==> flow/design.v <==
module signal_generator(input clk25,
       input rst,
       output hsyncOut,
       output vsyncOut,
       output [9:0] xposOut,
       output [9:0] yposOut);
reg
[9:0] xpos;
reg
[9:0] ypos;
wire
endline = (xpos == 799);
always
@(posedge clk25) begin
 if (rst || endline)
   xpos <= 0;
 else
   xpos <= xpos + 1;
end
always
@(posedge clk25) begin
 if (rst)
  ypos <= 0;
 else if (endline) begin
  if (ypos == 520)
   ypos <= 0;
  else
   ypos <= ypos + 1; 
 end
end
reg
hsync, vsync;
always
@(posedge clk25) begin
 if (rst) begin
 hsync <= 1'b1;
 vsync <= 1'b1;
 end else begin
 hsync <= ~(xpos > 664 && xpos
<= 759);   
 vsync <= ~(ypos == 490 || ypos ==
491);    
 end
end
assign
hsyncOut = hsync;
assign
vsyncOut = vsync;
assign
xposOut = xpos;
assign
yposOut = ypos;
endmodule
module game(input clk25,
    input rst,
    input [9:0] xpos,
    input [9:0] ypos,
    input rota,
    input rotb,
    input de,
    output red,
    output green,
    output blue);
reg [8:0] paddlePosition;
reg [27:0] counter;
always @(posedge clk25)
begin
 if (rst) begin
  counter <= 0;
  paddlePosition <= 160;
 end
 else begin
  counter <= counter + 1;
  if (counter == 250_000)
    begin
      counter <= 0;
if(rota || rotb)
begin
 if(rota) begin
  if(paddlePosition < 520)         
   paddlePosition <= paddlePosition + 3 ; 
 end
 else if(rotb) begin
  if(paddlePosition >= 0)         
   paddlePosition <= paddlePosition - 3;  
 end
end
end
 end
end
reg [9:0] ballX;
reg [8:0] ballY;
reg ballXpos, ballYpos;
reg Xbounce, Ybounce;
wire endOfFrame = (xpos == 0 && ypos == 480);
integer b; 
always @(posedge clk25) begin
 if (rst) begin
  ballX <= 0;
  ballY <= 0;
 end
 else if (endOfFrame) begin  
  if (ballX == 0 && ballY == 0) begin   
  ballX <= 25;
  ballY <= 280;  
  end
  else begin
   if (ballXpos ^ Xbounce) 
    ballX <= ballX + b;  
   else 
    ballX <= ballX - b;  
   if (ballYpos ^ Ybounce) 
    ballY <= ballY + b;   
   else
    ballY <= ballY - b;   
  end
 end 
end
reg [5:0] missTimer; 
reg brick_alive1;
reg brick_alive2;
reg brick_alive3;
reg brick_alive4;
reg brick_alive5;
reg brick_alive6;
reg brick_alive7;
reg brick_alive8;
reg brick_alive9; 
reg brick_alive10;
reg brick_alive11;
reg brick_alive12;
reg brick_alive13;
reg brick_alive14;
reg brick_alive15;
reg brick_alive16;
reg brick_alive17;
reg brick_alive18;
reg brick_alive19;
reg brick_alive20;
reg brick_alive21;
reg brick_alive22;
reg brick_alive23;
reg brick_alive24;
reg brick_alive25;
reg brick_alive26;
reg brick_alive27;
reg brick_alive28;
reg brick_alive29;
reg brick_alive30;
reg brick_alive31;
reg brick_alive32;
reg brick_alive33;
reg brick_alive34;
reg brick_alive35;
reg brick_alive36;
reg brick_alive37;
reg brick_alive38;  
reg brick_alive39;
reg brick_alive40;
reg brick_alive41;
reg brick_alive42;
reg brick_alive43;
reg brick_alive44;
reg brick_alive45; 
reg brick_alive46;
reg brick_alive47;
reg brick_alive48;
reg brick_alive49;
reg brick_alive50;
reg brick_alive51;
reg brick_alive52;
reg brick_alive53;
reg brick_alive54;
reg brick_alive55;
reg brick_alive56;
reg brick_alive57;
reg brick_alive58;
reg brick_alive59;
reg brick_alive60;
reg brick_alive61;
reg brick_alive62;
reg brick_alive63;
reg brick_alive64;
reg brick_alive65;
reg brick_alive66;
reg brick_alive67;
reg brick_alive68;
reg brick_alive69;
reg brick_alive70;
reg brick_alive71;
reg brick_alive72;
reg brick_alive73;
reg brick_alive74;
reg brick_alive75;
reg brick_alive76;
reg brick_alive77;
reg brick_alive78;
reg brick_alive79;
reg brick_alive80;
reg brick_alive81;
reg brick_alive82;
reg brick_alive83;
reg brick_alive84;
reg brick_alive85;
reg brick_alive86;
reg brick_alive87;
reg brick_alive88;
reg brick_alive89;
reg brick_alive90;
reg brick_alive91;
reg brick_alive92;
reg brick_alive93;
reg brick_alive94;
reg brick_alive95;
reg brick_alive96;
wire area = (xpos < 640 && ypos < 480);
wire top = (area && ypos <= 10);
wire bottom = (area && ypos >= 476);
wire left = (area && xpos <= 3);
wire right = (area && xpos >= 637);
wire border = (area && (left || right || top ));
wire brick1 = ((area && xpos >= 13 && xpos <=55 && ypos<=50 && ypos>=30)&& brick_alive1);
wire brick2 = ((area && xpos >= 65 && xpos <=107 && ypos<=50 && ypos>=30)&& brick_alive2);
wire brick3 = ((area && xpos >= 117 && xpos <=159 && ypos<=50 && ypos>=30)&& brick_alive3);
wire brick4 = ((area && xpos >= 169 && xpos <=211 && ypos<=50 && ypos>=30)&& brick_alive4);
wire brick5 = ((area && xpos >= 221 && xpos <=263 && ypos<=50 && ypos>=30)&& brick_alive5);
wire brick6 = ((area && xpos >= 273 && xpos <=315 && ypos<=50 && ypos>=30)&& brick_alive6);
wire brick7 = ((area && xpos >= 325 && xpos <=367 && ypos<=50 && ypos>=30)&& brick_alive7);
wire brick8 = ((area && xpos >= 377 && xpos <=419 && ypos<=50 && ypos>=30)&& brick_alive8);
wire brick9 = ((area && xpos >= 429 && xpos <=471 && ypos<=50 && ypos>=30)&& brick_alive9);
wire brick10 = ((area && xpos >= 481 && xpos <=523 && ypos<=50 && ypos>=30)&& brick_alive10);
wire brick11 = ((area && xpos >= 533 && xpos <=575 && ypos<=50 && ypos>=30)&& brick_alive11);
wire brick12 = ((area && xpos >= 585 && xpos <=627 && ypos<=50 && ypos>=30)&& brick_alive12);
wire brick13 = ((area && xpos >= 13 && xpos <=55 && ypos<=80 && ypos>=60)&& brick_alive13);
wire brick14 = ((area && xpos >= 65 && xpos <=107 && ypos<=80 && ypos>=60)&& brick_alive14);
wire brick15 = ((area && xpos >= 117 && xpos <=159 && ypos<=80 && ypos>=60)&& brick_alive15);
wire brick16 = ((area && xpos >= 169 && xpos <=211 && ypos<=80 && ypos>=60)&& brick_alive16);
wire brick17 = ((area && xpos >= 221 && xpos <=263 && ypos<=80 && ypos>=60)&& brick_alive17);
wire brick18 = ((area && xpos >= 273 && xpos <=315 && ypos<=80 && ypos>=60)&& brick_alive18);
wire brick19 = ((area && xpos >= 325 && xpos <=367 && ypos<=80 && ypos>=60)&& brick_alive19);
wire brick20 = ((area && xpos >= 377 && xpos <=419 && ypos<=80 && ypos>=60)&& brick_alive20);
wire brick21 = ((area && xpos >= 429 && xpos <=471 && ypos<=80 && ypos>=60)&& brick_alive21);
wire brick22 = ((area && xpos >= 481 && xpos <=523 && ypos<=80 && ypos>=60)&& brick_alive22);
wire brick23 = ((area && xpos >= 533 && xpos <=575 && ypos<=80 && ypos>=60)&& brick_alive23);
wire brick24 = ((area && xpos >= 585 && xpos <=627 && ypos<=80 && ypos>=60)&& brick_alive24);
wire brick25 = ((area && xpos >= 13 && xpos <=55 && ypos<=110 && ypos>=90)&& brick_alive25);
wire brick26 = ((area && xpos >= 65 && xpos <=107 && ypos<=110 && ypos>=90)&& brick_alive26);
wire brick27 = ((area && xpos >= 117 && xpos <=159 && ypos<=110 && ypos>=90)&& brick_alive27);
wire brick28 = ((area && xpos >= 169 && xpos <=211 && ypos<=110 && ypos>=90)&& brick_alive28);
wire brick29 = ((area && xpos >= 221 && xpos <=263 && ypos<=110 && ypos>=90)&& brick_alive29);
wire brick30 = ((area && xpos >= 273 && xpos <=315 && ypos<=110 && ypos>=90)&& brick_alive30);
wire brick31 = ((area && xpos >= 325 && xpos <=367 && ypos<=110 && ypos>=90)&& brick_alive31);
wire brick32 = ((area && xpos >= 377 && xpos <=419 && ypos<=110 && ypos>=90)&& brick_alive32);
wire brick33 = ((area && xpos >= 429 && xpos <=471 && ypos<=110 && ypos>=90)&& brick_alive33);
wire brick34 = ((area && xpos >= 481 && xpos <=523 && ypos<=110 && ypos>=90)&& brick_alive34);
wire brick35 = ((area && xpos >= 533 && xpos <=575 && ypos<=110 && ypos>=90)&& brick_alive35);
wire brick36 = ((area && xpos >= 585 && xpos <=627 && ypos<=110 && ypos>=90)&& brick_alive36);
wire brick37 = ((area && xpos >= 13 && xpos <=55 && ypos<=140 && ypos>=120)&& brick_alive37);
wire brick38 = ((area && xpos >= 65 && xpos <=107 && ypos<=140 && ypos>=120)&& brick_alive38);
wire brick39 = ((area && xpos >= 117 && xpos <=159 && ypos<=140 && ypos>=120)&& brick_alive39);
wire brick40 = ((area && xpos >= 169 && xpos <=211 && ypos<=140 && ypos>=120)&& brick_alive40);
wire brick41 = ((area && xpos >= 221 && xpos <=263 && ypos<=140 && ypos>=120)&& brick_alive41);
wire brick42 = ((area && xpos >= 273 && xpos <=315 && ypos<=140 && ypos>=120)&& brick_alive42);
wire brick43 = ((area && xpos >= 325 && xpos <=367 && ypos<=140 && ypos>=120)&& brick_alive43);
wire brick44 = ((area && xpos >= 377 && xpos <=419 && ypos<=140 && ypos>=120)&& brick_alive44);
wire brick45 = ((area && xpos >= 429 && xpos <=471 && ypos<=140 && ypos>=120)&& brick_alive45);
wire brick46 = ((area && xpos >= 481 && xpos <=523 && ypos<=140 && ypos>=120)&& brick_alive46);
wire brick47 = ((area && xpos >= 533 && xpos <=575 && ypos<=140 && ypos>=120)&& brick_alive47);
wire brick48 = ((area && xpos >= 585 && xpos <=627 && ypos<=140 && ypos>=120)&& brick_alive48);
wire brick49 = ((area && xpos >= 13 && xpos <=55 && ypos<=170 && ypos>=150)&& brick_alive49);
wire brick50 = ((area && xpos >= 65 && xpos <=107 && ypos<=170 && ypos>=150)&& brick_alive50);
wire brick51 = ((area && xpos >= 117 && xpos <=159 && ypos<=170 && ypos>=150)&& brick_alive51);
wire brick52 = ((area && xpos >= 169 && xpos <=211 && ypos<=170 && ypos>=150)&& brick_alive52);
wire brick53 = ((area && xpos >= 221 && xpos <=263 && ypos<=170 && ypos>=150)&& brick_alive53);
wire brick54 = ((area && xpos >= 273 && xpos <=315 && ypos<=170 && ypos>=150)&& brick_alive54);
wire brick55 = ((area && xpos >= 325 && xpos <=367 && ypos<=170 && ypos>=150)&& brick_alive55);
wire brick56 = ((area && xpos >= 377 && xpos <=419 && ypos<=170 && ypos>=150)&& brick_alive56);
wire brick57 = ((area && xpos >= 429 && xpos <=471 && ypos<=170 && ypos>=150)&& brick_alive57);
wire brick58 = ((area && xpos >= 481 && xpos <=523 && ypos<=170 && ypos>=150)&& brick_alive58);
wire brick59 = ((area && xpos >= 533 && xpos <=575 && ypos<=170 && ypos>=150)&& brick_alive59);
wire brick60 = ((area && xpos >= 585 && xpos <=627 && ypos<=170 && ypos>=150)&& brick_alive60);
wire brick61 = ((area && xpos >= 13 && xpos <=55 && ypos<=200 && ypos>=180)&& brick_alive61);
wire brick62 = ((area && xpos >= 65 && xpos <=107 && ypos<=200 && ypos>=180)&& brick_alive62);
wire brick63 = ((area && xpos >= 117 && xpos <=159 && ypos<=200 && ypos>=180)&& brick_alive63);
wire brick64 = ((area && xpos >= 169 && xpos <=211 && ypos<=200 && ypos>=180)&& brick_alive64);
wire brick65 = ((area && xpos >= 221 && xpos <=263 && ypos<=200 && ypos>=180)&& brick_alive65);
wire brick66 = ((area && xpos >= 273 && xpos <=315 && ypos<=200 && ypos>=180)&& brick_alive66);
wire brick67 = ((area && xpos >= 325 && xpos <=367 && ypos<=200 && ypos>=180)&& brick_alive67);
wire brick68 = ((area && xpos >= 377 && xpos <=419 && ypos<=200 && ypos>=180)&& brick_alive68);
wire brick69 = ((area && xpos >= 429 && xpos <=471 && ypos<=200 && ypos>=180)&& brick_alive69);
wire brick70 = ((area && xpos >= 481 && xpos <=523 && ypos<=200 && ypos>=180)&& brick_alive70);
wire brick71 = ((area && xpos >= 533 && xpos <=575 && ypos<=200 && ypos>=180)&& brick_alive71);
wire brick72 = ((area && xpos >= 585 && xpos <=627 && ypos<=200 && ypos>=180)&& brick_alive72);
wire brick73 = ((area && xpos >= 13 && xpos <=55 && ypos<=230 && ypos>=210)&& brick_alive73);
wire brick74 = ((area && xpos >= 65 && xpos <=107 && ypos<=230 && ypos>=210)&& brick_alive74);
wire brick75 = ((area && xpos >= 117 && xpos <=159 && ypos<=230 && ypos>=210)&& brick_alive75);
wire brick76 = ((area && xpos >= 169 && xpos <=211 && ypos<=230 && ypos>=210)&& brick_alive76);
wire brick77 = ((area && xpos >= 221 && xpos <=263 && ypos<=230 && ypos>=210)&& brick_alive77);
wire brick78 = ((area && xpos >= 273 && xpos <=315 && ypos<=230 && ypos>=210)&& brick_alive78);
wire brick79 = ((area && xpos >= 325 && xpos <=367 && ypos<=230 && ypos>=210)&& brick_alive79);
wire brick80 = ((area && xpos >= 377 && xpos <=419 && ypos<=230 && ypos>=210)&& brick_alive80);
wire brick81 = ((area && xpos >= 429 && xpos <=471 && ypos<=230 && ypos>=210)&& brick_alive81);
wire brick82 = ((area && xpos >= 481 && xpos <=523 && ypos<=230 && ypos>=210)&& brick_alive82);
wire brick83 = ((area && xpos >= 533 && xpos <=575 && ypos<=230 && ypos>=210)&& brick_alive83);
wire brick84 = ((area && xpos >= 585 && xpos <=627 && ypos<=230 && ypos>=210)&& brick_alive84);
wire brick85 = ((area && xpos >= 13 && xpos <=55 && ypos<=260 && ypos>=240)&& brick_alive85);
wire brick86 = ((area && xpos >= 65 && xpos <=107 && ypos<=260 && ypos>=240)&& brick_alive86);
wire brick87 = ((area && xpos >= 117 && xpos <=159 && ypos<=260 && ypos>=240)&& brick_alive87);
wire brick88 = ((area && xpos >= 169 && xpos <=211 && ypos<=260 && ypos>=240)&& brick_alive88);
wire brick89 = ((area && xpos >= 221 && xpos <=263 && ypos<=260 && ypos>=240)&& brick_alive89);
wire brick90 = ((area && xpos >= 273 && xpos <=315 && ypos<=260 && ypos>=240)&& brick_alive90);
wire brick91 = ((area && xpos >= 325 && xpos <=367 && ypos<=260 && ypos>=240)&& brick_alive91);
wire brick92 = ((area && xpos >= 377 && xpos <=419 && ypos<=260 && ypos>=240)&& brick_alive92);
wire brick93 = ((area && xpos >= 429 && xpos <=471 && ypos<=260 && ypos>=240)&& brick_alive93);
wire brick94 = ((area && xpos >= 481 && xpos <=523 && ypos<=260 && ypos>=240)&& brick_alive94);
wire brick95 = ((area && xpos >= 533 && xpos <=575 && ypos<=260 && ypos>=240)&& brick_alive95);
wire brick96 = ((area && xpos >= 585 && xpos <=627 && ypos<=260 && ypos>=240)&& brick_alive96);
integer a;
wire paddle = (xpos >= paddlePosition+4 && xpos <= paddlePosition+80+a && ypos >= 440 && ypos <= 447); 
wire ball = (xpos >= ballX && xpos <= ballX+5 && ypos >= ballY && ypos <= ballY+5); 
wire background = (area && !(border || paddle || ball));
wire missed = area && missTimer != 0;
assign red   = { missed || border || paddle || ball || brick1 || brick2 || brick3 || brick4 || brick5 || brick6 || brick7 || brick8 
                                                 || brick9 || brick10 || brick11 || brick12 || brick13 || brick14 || brick15 || brick16 
                 || brick17 || brick18 || brick19 || brick20 || brick21 || brick22 || brick23 || brick24 
                 || brick73 || brick74 || brick75 || brick76 || brick77 || brick78 || brick79 || brick80 
                 || brick81 || brick82 || brick83 || brick84 || brick85 || brick86 || brick87 || brick88 
                 || brick89 || brick90 || brick91 || brick92 || brick93 || brick94 || brick95 || brick96};
assign green = {  missed ||  border || paddle ||ball || brick25 || brick26 || brick27 || brick28 || brick29 || brick32
                 || brick33 || brick34 || brick35 || brick36 || brick37 || brick38 || brick39 || brick40 
                 || brick41 || brick42 || brick43 || brick44 || brick45 || brick46 || brick47 || brick48 
                 || brick49 || brick50 || brick51 || brick52 || brick53 || brick54 || brick55 || brick56 
                 || brick57 || brick58 || brick59 || brick60 || brick61 || brick62 || brick63 || brick64 
                 || brick65 || brick66 || brick67 || brick68 || brick69 || brick70 || brick71 || brick72 
                 || brick73 || brick74 || brick75 || brick76 || brick77 || brick78 || brick79 || brick80 
                 || brick81 || brick82 || brick83 || brick84 || brick85 || brick86 || brick87 || brick88 
                 || brick89 || brick90 || brick91 || brick92 || brick93 || brick94 || brick95 || brick96 };
assign blue  = {  missed ||  border || paddle || ball || brick25 || brick26 || brick27 || brick28 || brick29 || brick30 || brick31 || brick32 
                 || brick33 || brick34 || brick35 || brick36 || brick37 || brick38 || brick39 || brick40 
               || brick41 || brick42 || brick43 || brick44 || brick45 || brick46 || brick47 || brick48};
always @(posedge clk25) begin
 if (rst) begin
  Xbounce <= 0;
  Ybounce <= 0;
  ballXpos <= 1;
  ballYpos <= 1;
  missTimer <= 0;
a=4;
b=3;
brick_alive1=1;
brick_alive2=1;
brick_alive3=1;
brick_alive4=1;
brick_alive5=1;
brick_alive6=1;
brick_alive7=1;
brick_alive8=1;
brick_alive9=1;
brick_alive10=1;
brick_alive11=1;
brick_alive12=1;
brick_alive13=1;
brick_alive14=1;
brick_alive15=1;
brick_alive16=1;
brick_alive17=1;
brick_alive18=1;
brick_alive19=1;
brick_alive20=1;
brick_alive21=1;
brick_alive22=1;
brick_alive23=1;
brick_alive24=1;
brick_alive25=1;
brick_alive26=1;
brick_alive27=1;
brick_alive28=1;
brick_alive29=1;
brick_alive30=1;
brick_alive31=1;
brick_alive32=1;
brick_alive33=1;
brick_alive34=1;
brick_alive35=1;
brick_alive36=1;
brick_alive37=1;
brick_alive38=1;
brick_alive39=1;
brick_alive40=1;
brick_alive41=1;
brick_alive42=1;
brick_alive43=1;
brick_alive44=1;
brick_alive45=1;
brick_alive46=1;
brick_alive47=1;
brick_alive48=1;
brick_alive49=1;
brick_alive50=1;
brick_alive51=1;
brick_alive52=1;
brick_alive53=1;
brick_alive54=1;
brick_alive55=1;
brick_alive56=1;
brick_alive57=1;
brick_alive58=1;
brick_alive59=1;
brick_alive60=1;
brick_alive61=1;
brick_alive62=1;
brick_alive63=1;
brick_alive64=1;
brick_alive65=1;
brick_alive66=1;
brick_alive67=1;
brick_alive68=1;
brick_alive69=1;
brick_alive70=1;
brick_alive71=1;
brick_alive72=1;
brick_alive73=1;
brick_alive74=1;
brick_alive75=1;
brick_alive76=1;
brick_alive77=1;
brick_alive78=1;
brick_alive79=1;
brick_alive80=1;
brick_alive81=1;
brick_alive82=1;
brick_alive83=1;
brick_alive84=1;
brick_alive85=1;
brick_alive86=1;
brick_alive87=1;
brick_alive88=1;
brick_alive89=1;
brick_alive90=1;
brick_alive91=1;
brick_alive92=1;
brick_alive93=1;
brick_alive94=1;
brick_alive95=1;
brick_alive96=1;
 end
 else if (!endOfFrame) begin
  if (ball && (left || right))
   Xbounce <= 1;
  if (ball && (top || bottom || (paddle && ballYpos)))
   Ybounce <= 1;
  if (ball && bottom)
   missTimer <= 60; 
   if (de==1'b1) begin
a=4;
b=3;
brick_alive1=1;
brick_alive2=1;
brick_alive3=1;
brick_alive4=1;
brick_alive5=1;
brick_alive6=1;
brick_alive7=1;
brick_alive8=1;
brick_alive9=1; 
brick_alive10=1;
brick_alive11=1;
brick_alive12=1;
brick_alive13=1;
brick_alive14=1;
brick_alive15=1;
brick_alive16=1;
brick_alive17=1;
brick_alive18=1;
brick_alive19=1;
brick_alive20=1;
brick_alive21=1;
brick_alive22=1;
brick_alive23=1;
brick_alive24=1;
brick_alive25=1;
brick_alive26=1;
brick_alive27=1;
brick_alive28=1;
brick_alive29=1;
brick_alive30=1;
brick_alive31=1;
brick_alive32=1;
brick_alive33=1;
brick_alive34=1;
brick_alive35=1;
brick_alive36=1;
brick_alive37=1;
brick_alive38=1;  
brick_alive39=1;
brick_alive40=1;
brick_alive41=1;
brick_alive42=1;
brick_alive43=1;
brick_alive44=1;
brick_alive45=1; 
brick_alive46=1;
brick_alive47=1;
brick_alive48=1;
brick_alive49=1;
brick_alive50=1;
brick_alive51=1;
brick_alive52=1;
brick_alive53=1;
brick_alive54=1;
brick_alive55=1;
brick_alive56=1;
brick_alive57=1;
brick_alive58=1;
brick_alive59=1;
brick_alive60=1;
brick_alive61=1;
brick_alive62=1;
brick_alive63=1;
brick_alive64=1;
brick_alive65=1;
brick_alive66=1;
brick_alive67=1;
brick_alive68=1;
brick_alive69=1;
brick_alive70=1;
brick_alive71=1;
brick_alive72=1;
brick_alive73=1;
brick_alive74=1;
brick_alive75=1;
brick_alive76=1;
brick_alive77=1;
brick_alive78=1;
brick_alive79=1;
brick_alive80=1;
brick_alive81=1;
brick_alive82=1;
brick_alive83=1;
brick_alive84=1;
brick_alive85=1;
brick_alive86=1;
brick_alive87=1;
brick_alive88=1;
brick_alive89=1;
brick_alive90=1;
brick_alive91=1;
brick_alive92=1;
brick_alive93=1;
brick_alive94=1;
brick_alive95=1;
brick_alive96=1;
   end
     if (ball && (area && xpos >= 13 && xpos <=55 && ypos<=50 && ypos>=30)) 
     brick_alive1 = 0;
     if (ball && (area && xpos >= 65 && xpos <=107 && ypos<=50 && ypos>=30)) 
     brick_alive2=0;
     if (ball&& (area && xpos >= 117 && xpos <=159 && ypos<=50 && ypos>=30))
     brick_alive3=0;
     if ( ball && (area && xpos >= 169 && xpos <=211 && ypos<=50 && ypos>=30)) 
    brick_alive4=0;
     if ( ball && (area && xpos >= 221 && xpos <=263 && ypos<=50 && ypos>=30)) 
    brick_alive5=0;
     if ( ball&& (area && xpos >= 273 && xpos <=315 && ypos<=50 && ypos>=30)) 
    brick_alive6=0;
     if (ball&& (area && xpos >= 325 && xpos <=367 && ypos<=50 && ypos>=30)) begin
    brick_alive7=0;
    end
     if ( ball&& (area && xpos >= 377 && xpos <=419 && ypos<=50 && ypos>=30)) begin
    brick_alive8=0;
    end
     if ( ball&& (area && xpos >= 429 && xpos <=471 && ypos<=50 && ypos>=30)) begin
    brick_alive9=0;
    end
     if ( ball && (area && xpos >= 481 && xpos <=523 && ypos<=50 && ypos>=30)) begin
    brick_alive10=0;
    end
     if ( ball && (area && xpos >= 533 && xpos <=575 && ypos<=50 && ypos>=30)) begin
    brick_alive11=0;
    end
     if ( ball && (area && xpos >= 585 && xpos <=627 && ypos<=50 && ypos>=30)) begin
    brick_alive12=0;
    end
     if (ball && (area && xpos >= 13 && xpos <=55 && ypos<=80 && ypos>=60))begin
     brick_alive13 = 0;
    end
     if (ball && (area && xpos >= 65 && xpos <=107 && ypos<=80 && ypos>=60)) begin
     brick_alive14=0;
    end
     if (ball&& (area && xpos >= 117 && xpos <=159 && ypos<=80 && ypos>=60))begin
     brick_alive15=0;
    end
     if ( ball && (area && xpos >= 169 && xpos <=211 && ypos<=80 && ypos>=60)) begin
    brick_alive16=0;
    end
     if ( ball && (area && xpos >= 221 && xpos <=263 && ypos<=80 && ypos>=60)) begin
    brick_alive17=0;
    end
     if ( ball&& (area && xpos >= 273 && xpos <=315 && ypos<=80 && ypos>=60)) begin
    brick_alive18=0;
    end
     if (ball&& (area && xpos >= 325 && xpos <=367 && ypos<=80 && ypos>=60)) begin
    brick_alive19=0;
    end
     if ( ball&& (area && xpos >= 377 && xpos <=419 && ypos<=80 && ypos>=60)) begin
    brick_alive20=0;
    end
     if ( ball&& (area && xpos >= 429 && xpos <=471 && ypos<=80 && ypos>=60)) begin
    brick_alive21=0;
    end
     if ( ball && (area && xpos >= 481 && xpos <=523 && ypos<=80 && ypos>=60)) begin
    brick_alive22=0;
    end
     if ( ball && (area && xpos >= 533 && xpos <=575 && ypos<=80 && ypos>=60)) begin
    brick_alive23=0;
    end
     if ( ball && (area && xpos >= 585 && xpos <=627 && ypos<=80 && ypos>=60)) begin
    brick_alive24=0;
    end
     if (ball && (area && xpos >= 13 && xpos <=55 && ypos<=110 && ypos>=90)) begin
     brick_alive25 = 0;
    end
     if (ball && (area && xpos >= 65 && xpos <=107 && ypos<=110 && ypos>=90)) begin
     brick_alive26=0;
    end
     if (ball&& (area && xpos >= 117 && xpos <=159 && ypos<=110 && ypos>=90))begin
     brick_alive27=0;
    end
     if ( ball && (area && xpos >= 169 && xpos <=211 && ypos<=110 && ypos>=90)) begin
    brick_alive28=0;
    end
     if ( ball && (area && xpos >= 221 && xpos <=263 && ypos<=110 && ypos>=90)) begin
    brick_alive29=0;
    end
     if ( ball&& (area && xpos >= 273 && xpos <=315 && ypos<=110 && ypos>=90)) begin
    brick_alive30=0;
    a=40;
    end
     if (ball&& (area && xpos >= 325 && xpos <=367 && ypos<=110 && ypos>=90)) begin
    brick_alive31=0;
    b=5;
    end
     if ( ball&& (area && xpos >= 377 && xpos <=419 && ypos<=110 && ypos>=90)) begin
    brick_alive32=0;
    end
     if ( ball&& (area && xpos >= 429 && xpos <=471 && ypos<=110 && ypos>=90)) begin
    brick_alive33=0;
    end
     if ( ball && (area && xpos >= 481 && xpos <=523 && ypos<=110 && ypos>=90)) begin
    brick_alive34=0;
    end
     if ( ball && (area && xpos >= 533 && xpos <=575 && ypos<=110 && ypos>=90)) begin
    brick_alive35=0;
    end
     if ( ball && (area && xpos >= 585 && xpos <=627 && ypos<=110 && ypos>=90)) begin
    brick_alive36=0;
    end
     if (ball && (area && xpos >= 13 && xpos <=55 && ypos<=140 && ypos>=120))begin
     brick_alive37 = 0;
    end
     if (ball && (area && xpos >= 65 && xpos <=107 && ypos<=140 && ypos>=120)) begin
     brick_alive38=0;
    end
     if (ball&& (area && xpos >= 117 && xpos <=159 && ypos<=140 && ypos>=120))begin
     brick_alive39=0;
    end
     if ( ball && (area && xpos >= 169 && xpos <=211 && ypos<=140 && ypos>=120)) begin
    brick_alive40=0;
    end
     if ( ball && (area && xpos >= 221 && xpos <=263 && ypos<=140 && ypos>=120)) begin
    brick_alive41=0;
    end
     if ( ball&& (area && xpos >= 273 && xpos <=315 && ypos<=140 && ypos>=120)) begin
    brick_alive42=0;
    end
     if (ball&& (area && xpos >= 325 && xpos <=367 && ypos<=140 && ypos>=120)) begin
    brick_alive43=0;
    end
     if ( ball&& (area && xpos >= 377 && xpos <=419 && ypos<=140 && ypos>=120)) begin
    brick_alive44=0;
    end
     if ( ball&& (area && xpos >= 429 && xpos <=471 && ypos<=140 && ypos>=120)) begin
    brick_alive45=0;
    end
     if ( ball && (area && xpos >= 481 && xpos <=523 && ypos<=140 && ypos>=120)) begin
    brick_alive46=0;
    end
     if ( ball && (area && xpos >= 533 && xpos <=575 && ypos<=140 && ypos>=120)) begin
    brick_alive47=0;
    end
     if ( ball && (area && xpos >= 585 && xpos <=627 && ypos<=140 && ypos>=120)) begin
    brick_alive48=0;
    end
     if (ball && (area && xpos >= 13 && xpos <=55 && ypos<=170 && ypos>=150)) begin
     brick_alive49 = 0;
    end
     if (ball && (area && xpos >= 65 && xpos <=107 && ypos<=170 && ypos>=150)) begin
     brick_alive50=0;
    end
     if (ball&& (area && xpos >= 117 && xpos <=159 && ypos<=170 && ypos>=150))begin
     brick_alive51=0;
    end
     if ( ball && (area && xpos >= 169 && xpos <=211 && ypos<=170 && ypos>=150)) begin
    brick_alive52=0;
    end
     if ( ball && (area && xpos >= 221 && xpos <=263 && ypos<=170 && ypos>=150)) begin
    brick_alive53=0;
    end
     if ( ball&& (area && xpos >= 273 && xpos <=315 && ypos<=170 && ypos>=150)) begin
    brick_alive54=0;
    end
     if (ball&& (area && xpos >= 325 && xpos <=367 && ypos<=170 && ypos>=150)) begin
    brick_alive55=0;
    end
     if ( ball&& (area && xpos >= 377 && xpos <=419 && ypos<=170 && ypos>=150)) begin
    brick_alive56=0;
    end
     if ( ball&& (area && xpos >= 429 && xpos <=471 && ypos<=170 && ypos>=150)) begin
    brick_alive57=0;
    end
     if ( ball && (area && xpos >= 481 && xpos <=523 && ypos<=170 && ypos>=150)) begin
    brick_alive58=0;
    end
     if ( ball && (area && xpos >= 533 && xpos <=575 && ypos<=170 && ypos>=150)) begin
    brick_alive59=0;
    end
     if ( ball && (area && xpos >= 585 && xpos <=627 && ypos<=170 && ypos>=150)) begin
    brick_alive60=0;
    end
     if (ball && (area && xpos >= 13 && xpos <=55 && ypos<=200 && ypos>=180)) begin
     brick_alive61 = 0;
    end
     if (ball && (area && xpos >= 65 && xpos <=107 && ypos<=200 && ypos>=180)) begin
     brick_alive62=0;
    end
     if (ball&& (area && xpos >= 117 && xpos <=159 && ypos<=200 && ypos>=180))begin
     brick_alive63=0;
    end
     if ( ball && (area && xpos >= 169 && xpos <=211 && ypos<=200 && ypos>=180)) begin
    brick_alive64=0;
    end
     if ( ball && (area && xpos >= 221 && xpos <=263 && ypos<=200 && ypos>=180)) begin
    brick_alive65=0;
    end
     if ( ball&& (area && xpos >= 273 && xpos <=315 && ypos<=200 && ypos>=180)) begin
    brick_alive66=0;
    end
     if (ball&& (area && xpos >= 325 && xpos <=367 && ypos<=200 && ypos>=180)) begin
    brick_alive67=0;
    end
     if ( ball&& (area && xpos >= 377 && xpos <=419 && ypos<=200 && ypos>=180)) begin
    brick_alive68=0;
    end
     if ( ball&& (area && xpos >= 429 && xpos <=471 && ypos<=200 && ypos>=180)) begin
    brick_alive69=0;   
    end
     if ( ball && (area && xpos >= 481 && xpos <=523 && ypos<=200 && ypos>=180)) begin
    brick_alive70=0;
    end
     if ( ball && (area && xpos >= 533 && xpos <=575 && ypos<=200 && ypos>=180)) begin
    brick_alive71=0;
    end
     if ( ball && (area && xpos >= 585 && xpos <=627 && ypos<=200 && ypos>=180)) begin
    brick_alive72=0;
    end
     if (ball && (area && xpos >= 13 && xpos <=55 && ypos<=230 && ypos>=210)) begin
     brick_alive73 =0;
    end
     if (ball && (area && xpos >= 65 && xpos <=107 && ypos<=230 && ypos>=210)) begin
     brick_alive74=0;
    end
     if (ball&& (area && xpos >= 117 && xpos <=159 && ypos<=230 && ypos>=210))begin
     brick_alive75=0;
    end
     if ( ball && (area && xpos >= 169 && xpos <=211 && ypos<=230 && ypos>=210)) begin
    brick_alive76=0;
    end
     if ( ball && (area && xpos >= 221 && xpos <=263 && ypos<=230 && ypos>=210)) begin
    brick_alive77=0;
    end
     if ( ball&& (area && xpos >= 273 && xpos <=315 && ypos<=230 && ypos>=210)) begin
    brick_alive78=0;
    end
     if (ball&& (area && xpos >= 325 && xpos <=367 && ypos<=230 && ypos>=210)) begin
    brick_alive79=0;
    end
     if ( ball&& (area && xpos >= 377 && xpos <=419 && ypos<=230 && ypos>=210)) begin
    brick_alive80=0;
    end
     if ( ball&& (area && xpos >= 429 && xpos <=471 && ypos<=230 && ypos>=210)) begin
    brick_alive81=0;
    end
     if ( ball && (area && xpos >= 481 && xpos <=523 && ypos<=230 && ypos>=210)) begin
    brick_alive82=0;
    end
     if ( ball && (area && xpos >= 533 && xpos <=575 && ypos<=230 && ypos>=210)) begin
    brick_alive83=0;
    end
     if ( ball && (area && xpos >= 585 && xpos <=627 && ypos<=230 && ypos>=210)) begin
    brick_alive84=0;
    end
     if (ball && (area && xpos >= 13 && xpos <=55 && ypos<=260 && ypos>=240)) begin
     brick_alive85 = 0;
    end
     if (ball && (area && xpos >= 65 && xpos <=107 && ypos<=260 && ypos>=240)) begin
     brick_alive86=0;
    end
     if (ball&& (area && xpos >= 117 && xpos <=159 && ypos<=260 && ypos>=240))begin
     brick_alive87=0;
    end
     if ( ball && (area && xpos >= 169 && xpos <=211 && ypos<=260 && ypos>=240)) begin
    brick_alive88=0;
    end
     if ( ball && (area && xpos >= 221 && xpos <=263 && ypos<=260 && ypos>=240)) begin
    brick_alive89=0;
    end
     if ( ball&& (area && xpos >= 273 && xpos <=315 && ypos<=260 && ypos>=240)) begin
    brick_alive90=0;
    end
     if (ball&& (area && xpos >= 325 && xpos <=367 && ypos<=260 && ypos>=240)) begin
    brick_alive91=0;
    end
     if ( ball&& (area && xpos >= 377 && xpos <=419 && ypos<=260 && ypos>=240)) begin
    brick_alive92=0;
    end
     if ( ball&& (area && xpos >= 429 && xpos <=471 && ypos<=260 && ypos>=240)) begin
    brick_alive93=0;
    end
     if ( ball && (area && xpos >= 481 && xpos <=523 && ypos<=260 && ypos>=240)) begin
    brick_alive94=0;
    end
     if ( ball && (area && xpos >= 533 && xpos <=575 && ypos<=260 && ypos>=240)) begin
    brick_alive95=0;
    end
     if ( ball && (area && xpos >= 585 && xpos <=627 && ypos<=260 && ypos>=240)) begin
    brick_alive96=0;
    end    
 end
  else begin
  if (ballX == 0 && ballY == 0) begin 
   ballXpos <= 1;
   ballYpos <= 1;
   Xbounce <= 0;
   Ybounce <= 0;
  end 
  else begin
   if (Xbounce)
    ballXpos <= ~ballXpos;
   if (Ybounce)
    ballYpos <= ~ballYpos;   
   Xbounce <= 0;  
   Ybounce <= 0;  
   if (missTimer != 0)
    missTimer <= missTimer - 1;
  end
 end
end  
endmodule
module breakout(
    input  clk,
    input  rst,
    input  rota,
    input  rotb,
    input  de,
    output red,
    output green,
    output blue,
    output hsync,
    output vsync
    );
wire [9:0] xpos;
wire [9:0] ypos;
signal_generator signal_generator_inst(clk, rst, hsync, vsync, xpos, ypos);
game game_inst(clk, rst, xpos, ypos, ~rota, ~rotb, ~de, red, green, blue);
endmodule
* Tool chain data of breakout
The steps from the RTL of breakout to its reports follow in flow order. Line numbers count from 1 in the design file above. Operators carry their Yosys type and port widths (W data, S select, Z words). Library cell names are shortened. Not given: n/a
Set-up: top breakout, clock input clk, library sky130hd, timing corner tt_025C_1v80

* Word-level counts
Counts by Yosys on the flattened word-level netlist (proc, flatten, opt, wreduce; memories kept). Register bits leave out memories and registers merged into their read ports (data or address). Print and check cells are left out. Cells with the same type and inputs are merged into one.
Cells by class: add/sub/neg operators 15, magnitude comparators 58, equal/unequal tests 106, muxes and demuxes 118, bitwise logic cells 9, reductions and logical operators 685
Operator list (number):
- $logic_and A1 B1 Y1 | 428
- $reduce_and A2 Y1 | 98
- $ne A2 B1 Y1 const B | 97
- $logic_or A1 B1 Y1 | 147
- $mux W1 | 101
- $le A10 B32 Y1 | 3
- $ge A10 B9 Y1 const B | 7
- $le A10 B9 Y1 const B | 7
- $mux W32 | 2
- $ge A10 B8 Y1 const B | 6
- $le A10 B8 Y1 const B | 6
- $mux W9 | 6
- $mux W10 | 5
- $le A10 B10 Y1 const B | 4
- $ge A10 B7 Y1 const B | 4
- $ge A10 B32 Y1 | 1
- $add A32 B32 Y32 | 1
- $ge A10 B10 Y1 const B | 3
- $le A10 B7 Y1 const B | 3
- $eq A10 B9 Y1 const B | 3
- $add A28 B1 Y28 const B | 1
- $eq A28 B18 Y1 const B | 1
- $mux W6 | 4
- $add A10 B1 Y10 const B | 2
- $eq A10 B10 Y1 const B | 2
- $le A10 B6 Y1 const B | 2
- $logic_not A10 Y1 | 2
- $add A9 B3 Y10 const B | 2
Not listed: further kinds 30, cells in them 43.
Storage and ports: flip-flop bits (word level) 226, bits of input ports 5, output and inout bits 5, cells after elaboration 1102

* Depth
Depth = most cells in a row (Yosys ltp): at word level without a register or memory, in the mapped netlist without a sequential cell, where the memories' decode and read muxes count.
Logic depth: word-level depth 79, ABC_AREA 0, mapped depth 18, mapped depth without buffers 18

* Mapped cells and area
Source: synth_stat.txt of the flow (Yosys; design flattened, memories mapped). It holds for the ABC_AREA given above (unset counts as 0); a run with the other value may have another netlist.
Synthesis totals: cells in the netlist 1324, chip area (Yosys) 11061.9 µm², area of sequential cells 3723.6 µm², flip-flop cells 186, buffer cells 62
Cells by type:
- dfxtp_1 | number 186, total area 3.72E+03 µm²
- ha_1 | number 99, total area 1.24E+03 µm²
- nor2_1 | number 154, total area 578.054 µm²
- a21oi_1 | number 112, total area 560.538 µm²
- o22a_1 | number 47, total area 411.645 µm²
- xnor2_1 | number 47, total area 411.645 µm²
- xor2_1 | number 46, total area 402.886 µm²
- nand2_1 | number 103, total area 386.621 µm²
- o21ai_0 | number 61, total area 305.293 µm²
- inv_1 | number 57, total area 213.955 µm²
- clkbuf_1 | number 51, total area 191.434 µm²
- nand3_1 | number 35, total area 175.168 µm²
- a222oi_1 | number 15, total area 150.144 µm²
- nand4_1 | number 23, total area 143.888 µm²
- a31oi_1 | number 21, total area 131.376 µm²
- and3_1 | number 20, total area 125.12 µm²
- nor3_1 | number 25, total area 125.12 µm²
- a22oi_1 | number 14, total area 105.101 µm²
Other cell types: 59; their cells: 208. By module: a second synthesis without flattening, with its own total; a netlist apart from the flattened one above.
Second synthesis, totals: cell total of the unflattened synthesis 1365, area (unflattened synthesis) 11151.9 µm²
Each row is one instance without its submodules.
Modules:
- game | times used 1, cells 1242, area 10085.9 µm², sequential area 3283.1 µm²
- signal_generator | times used 1, cells 120, area 1054.8 µm², sequential area 440.4 µm²
- breakout | times used 1, cells 3, area 11.3 µm², sequential area 0.0 µm²

* Timing after synthesis
Source: OpenSTA report_checks on the synthesized netlist (no wires, ideal clock, input and output delay 20% of the period each), path of least setup slack; recovery checks are left aside. Register names are those of the netlist, which keeps one name where synthesis merged equal registers.
Path after synthesis: kind register -> output, start point reg game_inst.paddlePosition[2], end point out blue, clock period 40.0 ns, external output delay 8.000 ns, launch time at the first pin 0.000 ns, arrival 3.240 ns, required time 32.000 ns, path slack 28.760 ns, delay of the path 3.240 ns, stages on the path 19, buffers on the path 0, synthesis period reached 11.24 ns
"delay of the path" is the arrival time less input delay plus setup time. At an output port there is no setup time. "stages on the path": output pins that drive a net of the path, with the launching flip-flop's if there is one; two outputs of one cell count as two. "synthesis period reached" = period - worst setup slack (recovery checks aside). The figure is calculated, with input and output delays left at 20% of the set period. Between the ends stands the longest chain of elaborated cells between them, by number of cells; it is not shown to be the way that was timed. Of several equally long chains one is given. A line is the first line of the expression or statement that the cell stems from. Yosys adds cells for indexed reads and writes and turns some case tables into memories. At most two assigning lines are given for a register; there are more.
On the way, after synthesis: cell sequence dfxtp_1 ha_1 inv_1 fa_1 nor2_1 a21oi_1 nor2b_1 o21ai_0 o21ai_0 a21oi_1 xor2_1 ha_1 nand4_1 a21oi_1 a21oi_1 o211a_1 nor4_1 nor4b_1 o21ai_0, cells in the longest elaborated chain 32, elaborated cells on any way between the ends 34, those cells by class add/sub: 3; compare: 2; reduce/logical: 29
Ends and longest elaborated chain, after synthesis:
- start: declaration | RTL line 64 | reg [8:0] paddlePosition;
- start: assignment | RTL line 81 | paddlePosition <= paddlePosition + 3 ;
- start: assignment | RTL line 85 | paddlePosition <= paddlePosition - 3;
- $add A9 B7 Y10 | RTL line 319 | wire paddle = (xpos >= paddlePosition+4 && xpos <= paddlePosition+80+a && ypos >= 440 && ypos <= 447);
- $add A32 B32 Y32 | RTL line 319
- $le A10 B32 Y1 | RTL line 319
- $logic_and A1 B1 Y1 (3 in a row) | RTL line 319
- $logic_or A1 B1 Y1 (26 in a row) | RTL line 338 | assign blue  = {  missed ||  border || paddle || ball || brick25 || brick26 || brick27 || brick28 || brick29 | ...
- end: declaration | RTL line 867 | output blue,

* Timing after layout
Path of least setup slack in the final report of entry A (OpenROAD, finished layout, wires in). Where an end is a register, its clock arrival counts in the times.
Path post-layout: kind register -> output, start point reg game_inst.paddlePosition[4], end point out blue, clock period 13.3 ns, external output delay 2.66 ns, launch time at the first pin 0.43 ns, arrival 5.08 ns, required time 10.64 ns, path slack 5.56 ns, stages on the path 18, buffers on the path 1
Between the ends stands the longest chain of elaborated cells between them, by number of cells; it is not shown to be the way that was timed. Of several equally long chains one is given. At most two assigning lines are given for a register; there are more.
On the way, post-layout: cell sequence dfxtp_1 ha_1 ha_1 a21oi_1 nor2b_1 o21ai_0 o21ai_0 a21oi_1 xor2_1 ha_1 nand4_1 a21oi_1 a21oi_1 o211a_1 nor4_1 nor4b_1 o21ai_0 clkdlybuf4s50_1, cells in the longest elaborated chain 32, elaborated cells on any way between the ends 34, those cells by class add/sub: 3; compare: 2; reduce/logical: 29
Ends and longest elaborated chain, post-layout:
- start: declaration | RTL line 64 | reg [8:0] paddlePosition;
- start: assignment | RTL line 81 | paddlePosition <= paddlePosition + 3 ;
- start: assignment | RTL line 85 | paddlePosition <= paddlePosition - 3;
- $add A9 B7 Y10 | RTL line 319 | wire paddle = (xpos >= paddlePosition+4 && xpos <= paddlePosition+80+a && ypos >= 440 && ypos <= 447);
- $add A32 B32 Y32 | RTL line 319
- $le A10 B32 Y1 | RTL line 319
- $logic_and A1 B1 Y1 (3 in a row) | RTL line 319
- $logic_or A1 B1 Y1 (26 in a row) | RTL line 338 | assign blue  = {  missed ||  border || paddle || ball || brick25 || brick26 || brick27 || brick28 || brick29 | ...
- end: declaration | RTL line 867 | output blue,

Ticket comment

Module breakout, platform sky130hd: 3 stored runs of the flow (Yosys, OpenROAD) with differing settings, in no particular order. Input and output delays are each 20% of the period that was set; the output load is 0.01 pF.
By "period achieved" is meant the clock period of the run minus its worst setup slack. This is arithmetic on one report: input and output delays are still those of the set period (20% each).
"time on the worst setup path" means the part of the period allowed to the worst setup path (the constraints hold back 20% at inputs and 20% at outputs) less its slack; where the path has registers, the arrival times of their clocks count too.
By "total power after layout" is meant OpenSTA's value without simulated activity: inputs other than the clock are taken to toggle once in ten clock periods, and the tool carries that through the logic.

[entry A] flow files
==> flow/run.sh <==
#!/bin/bash
# the make line also repeats the synthesis and layout settings of config.mk as NAME=value (left out here)
make -C /OpenROAD-flow-scripts/flow DESIGN_CONFIG=/design/flow/config.mk WORK_HOME=/design/flow/orfs CLKGATE_MAP_FILE= finish
==> flow/config.mk <==
export PLATFORM = sky130hd
export DESIGN_NAME = breakout
export DESIGN_NICKNAME = breakout
export VERILOG_FILES = /design/flow/design.v
export SDC_FILE = /design/flow/constraint.sdc
export NUM_CORES = 4
export LEC_CHECK = 0
export CAP_MARGIN = 20
export CORE_MARGIN = 2
export CORE_UTILIZATION = 40
export SLEW_MARGIN = 20
==> flow/constraint.sdc <==
create_clock -name core_clock -period 13.3 [get_ports {clk}]
set_input_delay 2.6600 -clock core_clock [delete_from_list [all_inputs] [get_ports {clk}]]
set_output_delay 2.6600 -clock core_clock [all_outputs]
set_load 0.01 [all_outputs]

[entry A] result: setup total negative slack 0.000 ns; final utilization 0.449; setup slack of the critical path 5.561 ns; period achieved 7.739 ns; total power after layout 0.001169 W; post-synthesis cell area 11,061.9 µm²; standard-cell area after routing 12,121.6 µm²; total die area 29,000.4 µm²; time on the worst setup path 5.08 ns; worst setup path type register -> output

[entry B] flow files
==> flow/run.sh <==
#!/bin/bash
# the make line also repeats the synthesis and layout settings of config.mk as NAME=value (left out here)
make -C /OpenROAD-flow-scripts/flow DESIGN_CONFIG=/design/flow/config.mk WORK_HOME=/design/flow/orfs CLKGATE_MAP_FILE= finish
==> flow/config.mk <==
export PLATFORM = sky130hd
export DESIGN_NAME = breakout
export DESIGN_NICKNAME = breakout
export VERILOG_FILES = /design/flow/design.v
export SDC_FILE = /design/flow/constraint.sdc
export NUM_CORES = 4
export LEC_CHECK = 0
export CAP_MARGIN = 20
export CORE_MARGIN = 2
export CORE_UTILIZATION = 40
export SLEW_MARGIN = 20
==> flow/constraint.sdc <==
create_clock -name core_clock -period 40.0 [get_ports {clk}]
set_input_delay 8.0000 -clock core_clock [delete_from_list [all_inputs] [get_ports {clk}]]
set_output_delay 8.0000 -clock core_clock [all_outputs]
set_load 0.01 [all_outputs]

[entry B] result: setup total negative slack 0.000 ns; final utilization 0.449; setup slack of the critical path 26.823 ns; period achieved 13.177 ns; total power after layout 0.0003958 W; post-synthesis cell area 11,061.9 µm²; standard-cell area after routing 12,145.4 µm²; total die area 29,000.4 µm²; time on the worst setup path 5.18 ns; worst setup path type register -> output

[entry C] flow files
==> flow/run.sh <==
#!/bin/bash
# the make line also repeats the synthesis and layout settings of config.mk as NAME=value (left out here)
make -C /OpenROAD-flow-scripts/flow DESIGN_CONFIG=/design/flow/config.mk WORK_HOME=/design/flow/orfs CLKGATE_MAP_FILE= finish
==> flow/config.mk <==
export PLATFORM = sky130hd
export DESIGN_NAME = breakout
export DESIGN_NICKNAME = breakout
export VERILOG_FILES = /design/flow/design.v
export SDC_FILE = /design/flow/constraint.sdc
export NUM_CORES = 4
export LEC_CHECK = 0
export ABC_AREA = 0
export CAP_MARGIN = 20
export CELL_PAD_IN_SITES_DETAIL_PLACEMENT = 2
export CORE_MARGIN = 2
export CORE_UTILIZATION = 31
export GPL_TIMING_DRIVEN = 0
export HOLD_SLACK_MARGIN = -0.03
export MIN_ROUTING_LAYER = met2
export PLACE_DENSITY_LB_ADDON = 0.28
export SLEW_MARGIN = 20
export TNS_END_PERCENT = 70
==> flow/constraint.sdc <==
create_clock -name core_clock -period 17.2 [get_ports {clk}]
set_input_delay 3.4400 -clock core_clock [delete_from_list [all_inputs] [get_ports {clk}]]
set_output_delay 3.4400 -clock core_clock [all_outputs]
set_load 0.01 [all_outputs]

[entry C] result: setup total negative slack 0.000 ns; final utilization 0.349; setup slack of the critical path 7.315 ns; period achieved 9.885 ns; total power after layout 0.0009214 W; post-synthesis cell area 11,061.9 µm²; standard-cell area after routing 12,354.3 µm²; total die area 37,210.4 µm²; time on the worst setup path 6.45 ns; worst setup path type register -> output
